==> flow/design.v <==
module alu (
    input               i_clk,
    input               i_rst_n,
    input               i_valid,
    input signed [11:0] i_data_a,
    input signed [11:0] i_data_b,
    input        [2:0]  i_inst,
    output              o_valid,
    output       [11:0] o_data,
    output              o_overflow
);
reg  [11:0] o_data_w, o_data_r;
reg         o_valid_w, o_valid_r;
reg         o_overflow_w, o_overflow_r;
reg  [19:0] data_old;
reg         overflow_old;
wire [12:0] data_add, data_sub, data_mean;
wire [23:0] data_mul;
wire [19:0] data_mul_round;
wire [20:0] data_mac;
wire [11:0] data_a_abs, data_b_abs;
assign o_valid = o_valid_r;
assign o_data = o_data_r;
assign o_overflow = o_overflow_r;
assign data_add = {i_data_a[11], i_data_a} + {i_data_b[11], i_data_b};
assign data_sub = {i_data_a[11], i_data_a} - {i_data_b[11], i_data_b};
assign data_mul = {{12{i_data_a[11]}}, i_data_a} * {{12{i_data_b[11]}}, i_data_b};
assign data_mul_round = {data_mul[23], data_mul[23:5]} + {19'd0, data_mul[4]};
assign data_mac = {data_mul_round[19], data_mul_round} + {data_old[19], data_old};
assign data_mean = data_add >> 1;
assign data_a_abs = i_data_a[11]? ~(i_data_a)+12'd1: i_data_a;
assign data_b_abs = i_data_b[11]? ~(i_data_b)+12'd1: i_data_b;
always@(*) begin
  o_data_w = 12'd0;
  o_valid_w = i_valid;
  o_overflow_w = 1'b0;
  case(i_inst)
    3'b000: begin  
      o_overflow_w = ^data_add[12:11];
      o_data_w = data_add[11:0];
    end
    3'b001: begin  
      o_overflow_w = ^data_sub[12:11];
      o_data_w = data_sub[11:0];
    end
    3'b010: begin  
      o_data_w = data_mul_round[11:0];
      o_overflow_w = ~(data_mul_round[19:11] == 9'b1_1111_1111 | data_mul_round[19:11] == 9'b0_0000_0000);
    end
    3'b011: begin  
      o_data_w = data_mac[11:0]; 
      o_overflow_w = ~(data_mac[20:11] == 10'b11_1111_1111 | data_mac[20:11] == 10'b00_0000_0000) | overflow_old;
    end
    3'b100: begin  
      o_data_w = ~(i_data_a ^ i_data_b);
    end
    3'b101: begin  
      o_data_w = ~i_data_a[11]? i_data_a: 12'd0;
    end
    3'b110: begin  
      o_data_w = data_mean[11:0];
    end
    3'b111: begin  
      o_data_w = (data_a_abs >= data_b_abs)? data_a_abs: data_b_abs;
    end
  endcase
end
always@(posedge i_clk or negedge i_rst_n) begin
  if(~i_rst_n) begin
    o_data_r <= 12'd0;
    o_overflow_r <= 1'b0;
    o_valid_r <= 1'b0;
  end 
  else begin
    o_data_r <= o_data_w;
    o_overflow_r <= o_overflow_w;
    o_valid_r <= o_valid_w;
  end
end
always@(posedge i_clk or negedge i_rst_n) begin
  if(~i_rst_n) begin
    data_old <= 20'd0;
    overflow_old <= 1'b0;
  end
  else if(i_valid) begin
    if(i_inst == 3'b011)begin
      data_old <= {{8{o_data_w[11]}}, o_data_w};
      overflow_old <= o_overflow_w;
    end
    else begin
      data_old <= 20'd0;
      overflow_old <= 1'b0;
    end
  end
end
endmodule
# Reports on alu
# What the tools print for alu, step after step.
# Lines are those of the file above, counted from 1.
# Cell names lack the library's common part.
inputs:
  top_module: "alu"
  clock: "i_clk"
  lib: "sky130hd"
  pvt_corner: "tt_025C_1v80"

# Word level
# Counts by Yosys on the flattened word-level netlist (proc, flatten, opt, wreduce; memories kept). Register bits leave out memories and registers merged into their read ports (data or address). Print and check cells are left out. Cells with the same type and inputs are merged into one.
classes:
  n_logic: 9
  n_cmp: 1
  muxes: 8
  eq_ne: 9
  multipliers: 1
  addsub: 6
  n_reduce_logical: 6
op_table:
  columns: ["cell", "n"]
  rows:
  - ["multiplier 12 x 12 -> 24 bit", 1]
  - ["parallel mux 12 bit (select 8 bit)", 1]
  - ["inverter 12 bit", 3]
  - ["2-to-1 mux 12 bit", 3]
  - ["adder 12 x 1 -> 12 bit with constant B", 2]
  - ["adder 20 x 20 -> 21 bit", 1]
  - ["adder 19 x 2 -> 20 bit", 1]
  - ["2-to-1 mux 20 bit", 1]
  - ["adder 12 x 12 -> 13 bit", 1]
  - ["subtractor 12 x 12 -> 13 bit", 1]
  - [">= comparator 12 bit", 1]
  - ["XOR 12 bit", 1]
  - ["equality test 3 bit with constant B", 4]
  - ["2-to-1 mux 11 bit", 1]
  - ["equality test 10 bit with constant B", 1]
  - ["zero test 10 bit", 1]
  - ["equality test 9 bit with constant B", 1]
  - ["zero test 9 bit", 1]
  - ["equality test 3 x 2 -> 1 bit with constant B", 2]
  - ["parallel mux 1 bit (select 5 bit)", 1]
  - ["parity 2 bit", 2]
  - ["OR reduction 4 bit", 1]
  - ["OR 1 bit", 3]
  - ["equality test 3 x 1 -> 1 bit with constant B", 1]
  - ["zero test 3 bit", 1]
  - ["inverter 1 bit", 2]
  - ["2-to-1 mux 1 bit", 1]
word_totals:
  word_cells: 45
  output_inout_bits: 14
  in_bits: 30
  ff_bits: 35

# Depth
# Depth = most cells in a row (Yosys ltp): at word level without a register or memory, in the mapped netlist without a sequential cell, where the memories' decode and read muxes count.
logic_depth:
  ltp_word: 9
  abc_area: 0
  ltp_mapped: 34
  ltp_nobuf: 33

# After synthesis
# Yosys stat after the flow's synthesis: flattened, memories mapped to cells. It holds for the ABC_AREA given above (unset counts as 0); a run with the other value may have another netlist.
# The area totals of this step are shown rounded.
synth_totals:
  mapped_area_um2: 10470
  n_buf: 54
  mapped_cells: 1312
  seqArea_um2: 675.6
  ffs: 27
by_type:
  columns: ["cell_type", "n", "area_total_um2"]
  rows:
  - ["fa_1", 141, 2.82E+03]
  - ["ha_1", 108, 1.35E+03]
  - ["inv_1", 217, 814.531]
  - ["dfrtp_1", 27, 675.648]
  - ["xnor2_1", 58, 507.987]
  - ["nand2_1", 135, 506.736]
  - ["a21oi_1", 72, 360.346]
  - ["nor2_1", 86, 322.81]
  - ["xor2_1", 27, 236.477]
  - ["and2_1", 34, 212.704]
  - ["o21ai_0", 40, 200.192]
  - ["clkbuf_1", 51, 191.434]
  - ["nor3_1", 30, 150.144]
  - ["nand3_1", 28, 140.134]
  - ["nand2b_1", 20, 125.12]
  - ["a21o_1", 16, 120.115]
  - ["nor2b_1", 17, 106.352]
  - ["o211ai_1", 14, 105.101]
# Not listed: further types 55, cells in them 191.

# Worst setup path after synthesis
# OpenSTA on the mapped netlist: ideal clock, no wires. The path of least setup slack (recovery checks aside). Input and output delay are each 20% of the period. Register names are those of the netlist, which keeps one name where synthesis merged equal registers.
synth_path:
  path_type: "in2reg"
  start: "input i_data_a[11]"
  end: "register overflow_old"
  period_ps: 10000
  path_delay_ps: 7987
  path_slack_ps: 13
  input_delay_ps: 2000
  required_time_ps: 9856
  driving_pins: 33
  path_buffers: 3
  setup_ps: 144
  arrival_time_ps: 9843
  t_first_pin_ps: 2000
  synth_period_reached_ps: 9987
# "path_delay_ps" = arrival - input delay + setup time.
# "driving_pins": output pins that drive a net of the path, with the launching flip-flop's if there is one; two outputs of one cell count as two.
# "synth_period_reached_ps" is the clock period less the worst setup slack; recovery checks do not enter. This is arithmetic on one report: input and output delays are still those of the set period (20% each).
# The rows between start and end are the longest chain of elaborated cells between them; the timing report does not say that the signal goes this way. Where chains are equally long, one stands for them.
# A line is the first line of the expression or statement that the cell stems from. Yosys adds cells for indexed reads and writes and turns some case tables into memories.
# A register here has more assigning lines than the two given.
synth_between:
  path_cell_list: "clkbuf_1 clkbuf_1 nand2_1 inv_1 fa_1 ha_1 inv_1 fa_1 inv_1 fa_1 inv_1 fa_1 inv_1 ha_1 a21o_1 nor3_1 nand3_1 a221o_1 nor4b_4 and4_1 nor2_1 ha_1 clkbuf_1 and2_1 o311ai_0 a21oi_1 a41o_1 a21o_1 nand2_1 a31o_2 or4_1 nor3b_1 o32ai_1"
  elab_chain_len: 9
  cone_cells: 18
  lines_between: 11
  classes_between: "add/sub (4); mul (1); eq/ne (2); mux (2); logic (5); reduce/logical (4)"
synth_lines:
  columns: ["item", "line", "source"]
  rows:
  - ["start: declaration", 5, "input signed [11:0] i_data_a,"]
  - ["multiplier 12 x 12 -> 24 bit", 27, "assign data_mul = {{12{i_data_a[11]}}, i_data_a} * {{12{i_data_b[11]}}, i_data_b};"]
  - ["adder 19 x 2 -> 20 bit", 28, "assign data_mul_round = {data_mul[23], data_mul[23:5]} + {19'd0, data_mul[4]};"]
  - ["adder 20 x 20 -> 21 bit", 29, "assign data_mac = {data_mul_round[19], data_mul_round} + {data_old[19], data_old};"]
  - ["equality test 10 bit", 52, "o_overflow_w = ~(data_mac[20:11] == 10'b11_1111_1111 | data_mac[20:11] == 10'b00_0000_0000) | overflow_old;"]
  - ["OR 1 bit", 52, null]
  - ["inverter 1 bit", 52, null]
  - ["OR 1 bit", 52, null]
  - ["parallel mux 1 bit (select 5 bit)", 37, "case(i_inst)"]
  - ["2-to-1 mux 1 bit", 86, "if(i_inst == 3'b011)begin"]
  - ["end: assignment", 83, "overflow_old <= 1'b0;"]
  - ["end: assignment", 88, "overflow_old <= o_overflow_w;"]
  - ["end: declaration", 16, "reg         overflow_old;"]

# Path in the finished layout
# From the final timing report of job 1: the path of least setup slack in the routed layout; clock arrival at registers is part of the times.
# The path's times are printed in steps of 10 ps; the period is the one set.
layout_path:
  path_type: "in2reg"
  start: "input i_data_a[4]"
  end: "register o_data_r[11]"
  arrival_time_ps: 11160
  t_first_pin_ps: 1170
  required_time_ps: 6050
  period_ps: 5850
  input_delay_ps: 1170
  driving_pins: 37
  setup_ps: 100
  path_slack_ps: -5110
  path_buffers: 8
# The rows between start and end are the longest chain of elaborated cells between them; the timing report does not say that the signal goes this way. Where chains are equally long, one stands for them.
layout_between:
  path_cell_list: "buf_8 buf_6 buf_8 and2_4 fa_2 inv_2 fa_1 inv_2 fa_1 fa_2 inv_2 fa_1 inv_2 ha_4 buf_4 buf_6 nand2_2 o21ai_4 xnor2_4 nor3_4 nand2_1 xnor2_4 ha_4 and3_4 buf_4 nand3_1 o21ai_2 buf_4 a311oi_4 buf_4 xnor2_2 nor2_4 a21oi_4 o21ai_2 a21oi_4 a221oi_4 and3_1"
  elab_chain_len: 6
  cone_cells: 11
  lines_between: 8
  classes_between: "add/sub (5); mul (1); compare (1); mux (3); logic (1)"
layout_lines:
  columns: ["item", "line", "source"]
  rows:
  - ["start: declaration", 5, "input signed [11:0] i_data_a,"]
  - ["inverter 12 bit", 31, "assign data_a_abs = i_data_a[11]? ~(i_data_a)+12'd1: i_data_a;"]
  - ["adder 12 x 1 -> 12 bit", 31, null]
  - ["2-to-1 mux 12 bit", 31, null]
  - [">= comparator 12 bit", 64, "o_data_w = (data_a_abs >= data_b_abs)? data_a_abs: data_b_abs;"]
  - ["2-to-1 mux 12 bit", 64, null]
  - ["parallel mux 12 bit (select 8 bit)", 37, "case(i_inst)"]
  - ["end: assignment", 70, "o_data_r <= 12'd0;"]
  - ["end: assignment", 75, "o_data_r <= o_data_w;"]
  - ["end: declaration", 12, "reg  [11:0] o_data_w, o_data_r;"]

Data sheet: physical implementation of alu

3 stored runs of alu in the flow (synthesis by Yosys, layout by OpenROAD, sky130hd cells), in arbitrary order. Constraints: input delay and output delay 20% of the set period each, output load 0.01 pF.
By "period_reached_ps" is meant the clock period of the run minus its worst setup slack. This is arithmetic on one report: input and output delays are still those of the set period (20% each).
"timing.worst_path_ps" = time allowed to the worst setup path (clock period - input delay - output delay, where it has them) - its slack; a late launch clock adds to it, a late capture clock takes from it.
"timing.worst_path_ps" is known to 10 ps.
The results are shown rounded.

--- job 1 ---
==> flow/run.sh <==
#!/bin/bash
# the make line also repeats the synthesis and layout settings of config.mk as NAME=value (left out here)
make -C /OpenROAD-flow-scripts/flow DESIGN_CONFIG=/design/flow/config.mk WORK_HOME=/design/flow/orfs CLKGATE_MAP_FILE= finish
==> flow/config.mk <==
export PLATFORM = sky130hd
export DESIGN_NAME = alu
export DESIGN_NICKNAME = alu
export VERILOG_FILES = /design/flow/design.v
export SDC_FILE = /design/flow/constraint.sdc
export NUM_CORES = 4
export LEC_CHECK = 0
export ABC_AREA = 0
export CAP_MARGIN = 15
export CELL_PAD_IN_SITES_DETAIL_PLACEMENT = 2
export CORE_ASPECT_RATIO = 0.82
export CORE_MARGIN = 2
export CORE_UTILIZATION = 15
export GPL_ROUTABILITY_DRIVEN = 0
export MIN_ROUTING_LAYER = met1
export PLACE_DENSITY = 0.65
export SETUP_SLACK_MARGIN = 1.44
export SLEW_MARGIN = 20
==> flow/constraint.sdc <==
create_clock -name core_clock -period 5.85 [get_ports {i_clk}]
set_input_delay 1.1700 -clock core_clock [delete_from_list [all_inputs] [get_ports {i_clk}]]
set_output_delay 1.1700 -clock core_clock [all_outputs]
set_load 0.01 [all_outputs]

==> results, as YAML <==
results:
  worstSetupSlack_ps: -5109
  post_synth_area_um2: 10470
  holdWs_ps: 553
  total_negative_slack_ps: -62320
  util_pct: 25.3
  timing.worst_path_ps: 9790
  path_kind: "in2reg"
  die_footprint_um2: 71960
  layout_stdcell_area_um2: 17420
  period_reached_ps: 10959

--- job 2 ---
==> flow/run.sh <==
#!/bin/bash
# the make line also repeats the synthesis and layout settings of config.mk as NAME=value (left out here)
make -C /OpenROAD-flow-scripts/flow DESIGN_CONFIG=/design/flow/config.mk WORK_HOME=/design/flow/orfs CLKGATE_MAP_FILE= finish
==> flow/config.mk <==
export PLATFORM = sky130hd
export DESIGN_NAME = alu
export DESIGN_NICKNAME = alu
export VERILOG_FILES = /design/flow/design.v
export SDC_FILE = /design/flow/constraint.sdc
export NUM_CORES = 4
export LEC_CHECK = 0
export CAP_MARGIN = 20
export CORE_MARGIN = 2
export CORE_UTILIZATION = 40
export SLEW_MARGIN = 20
==> flow/constraint.sdc <==
create_clock -name core_clock -period 16.3 [get_ports {i_clk}]
set_input_delay 3.2600 -clock core_clock [delete_from_list [all_inputs] [get_ports {i_clk}]]
set_output_delay 3.2600 -clock core_clock [all_outputs]
set_load 0.01 [all_outputs]

==> results, as YAML <==
results:
  worstSetupSlack_ps: 3655
  post_synth_area_um2: 10470
  holdWs_ps: 527
  total_negative_slack_ps: 0
  util_pct: 43.5
  timing.worst_path_ps: 9380
  path_kind: "in2reg"
  die_footprint_um2: 27490
  layout_stdcell_area_um2: 11280
  period_reached_ps: 12645

--- job 3 ---
==> flow/run.sh <==
#!/bin/bash
# the make line also repeats the synthesis and layout settings of config.mk as NAME=value (left out here)
make -C /OpenROAD-flow-scripts/flow DESIGN_CONFIG=/design/flow/config.mk WORK_HOME=/design/flow/orfs CLKGATE_MAP_FILE= finish
==> flow/config.mk <==
export PLATFORM = sky130hd
export DESIGN_NAME = alu
export DESIGN_NICKNAME = alu
export VERILOG_FILES = /design/flow/design.v
export SDC_FILE = /design/flow/constraint.sdc
export NUM_CORES = 4
export LEC_CHECK = 0
export ABC_AREA = 0
export CAP_MARGIN = 15
export CELL_PAD_IN_SITES_GLOBAL_PLACEMENT = 0
export CORE_ASPECT_RATIO = 0.68
export CORE_MARGIN = 2
export CORE_UTILIZATION = 40
export CTS_CLUSTER_DIAMETER = 372
export GPL_TIMING_DRIVEN = 0
export HOLD_SLACK_MARGIN = 0.28
export MIN_ROUTING_LAYER = met1
export PLACE_DENSITY_LB_ADDON = 0.09
export SLEW_MARGIN = 10
export TNS_END_PERCENT = 85
==> flow/constraint.sdc <==
create_clock -name core_clock -period 9.65 [get_ports {i_clk}]
set_input_delay 1.9300 -clock core_clock [delete_from_list [all_inputs] [get_ports {i_clk}]]
set_output_delay 1.9300 -clock core_clock [all_outputs]
set_load 0.01 [all_outputs]

==> results, as YAML <==
results:
  worstSetupSlack_ps: 212
  post_synth_area_um2: 10470
  holdWs_ps: 519
  total_negative_slack_ps: 0
  util_pct: 49.4
  timing.worst_path_ps: 7510
  path_kind: "in2reg"
  die_footprint_um2: 27520
  layout_stdcell_area_um2: 12600
  period_reached_ps: 9438
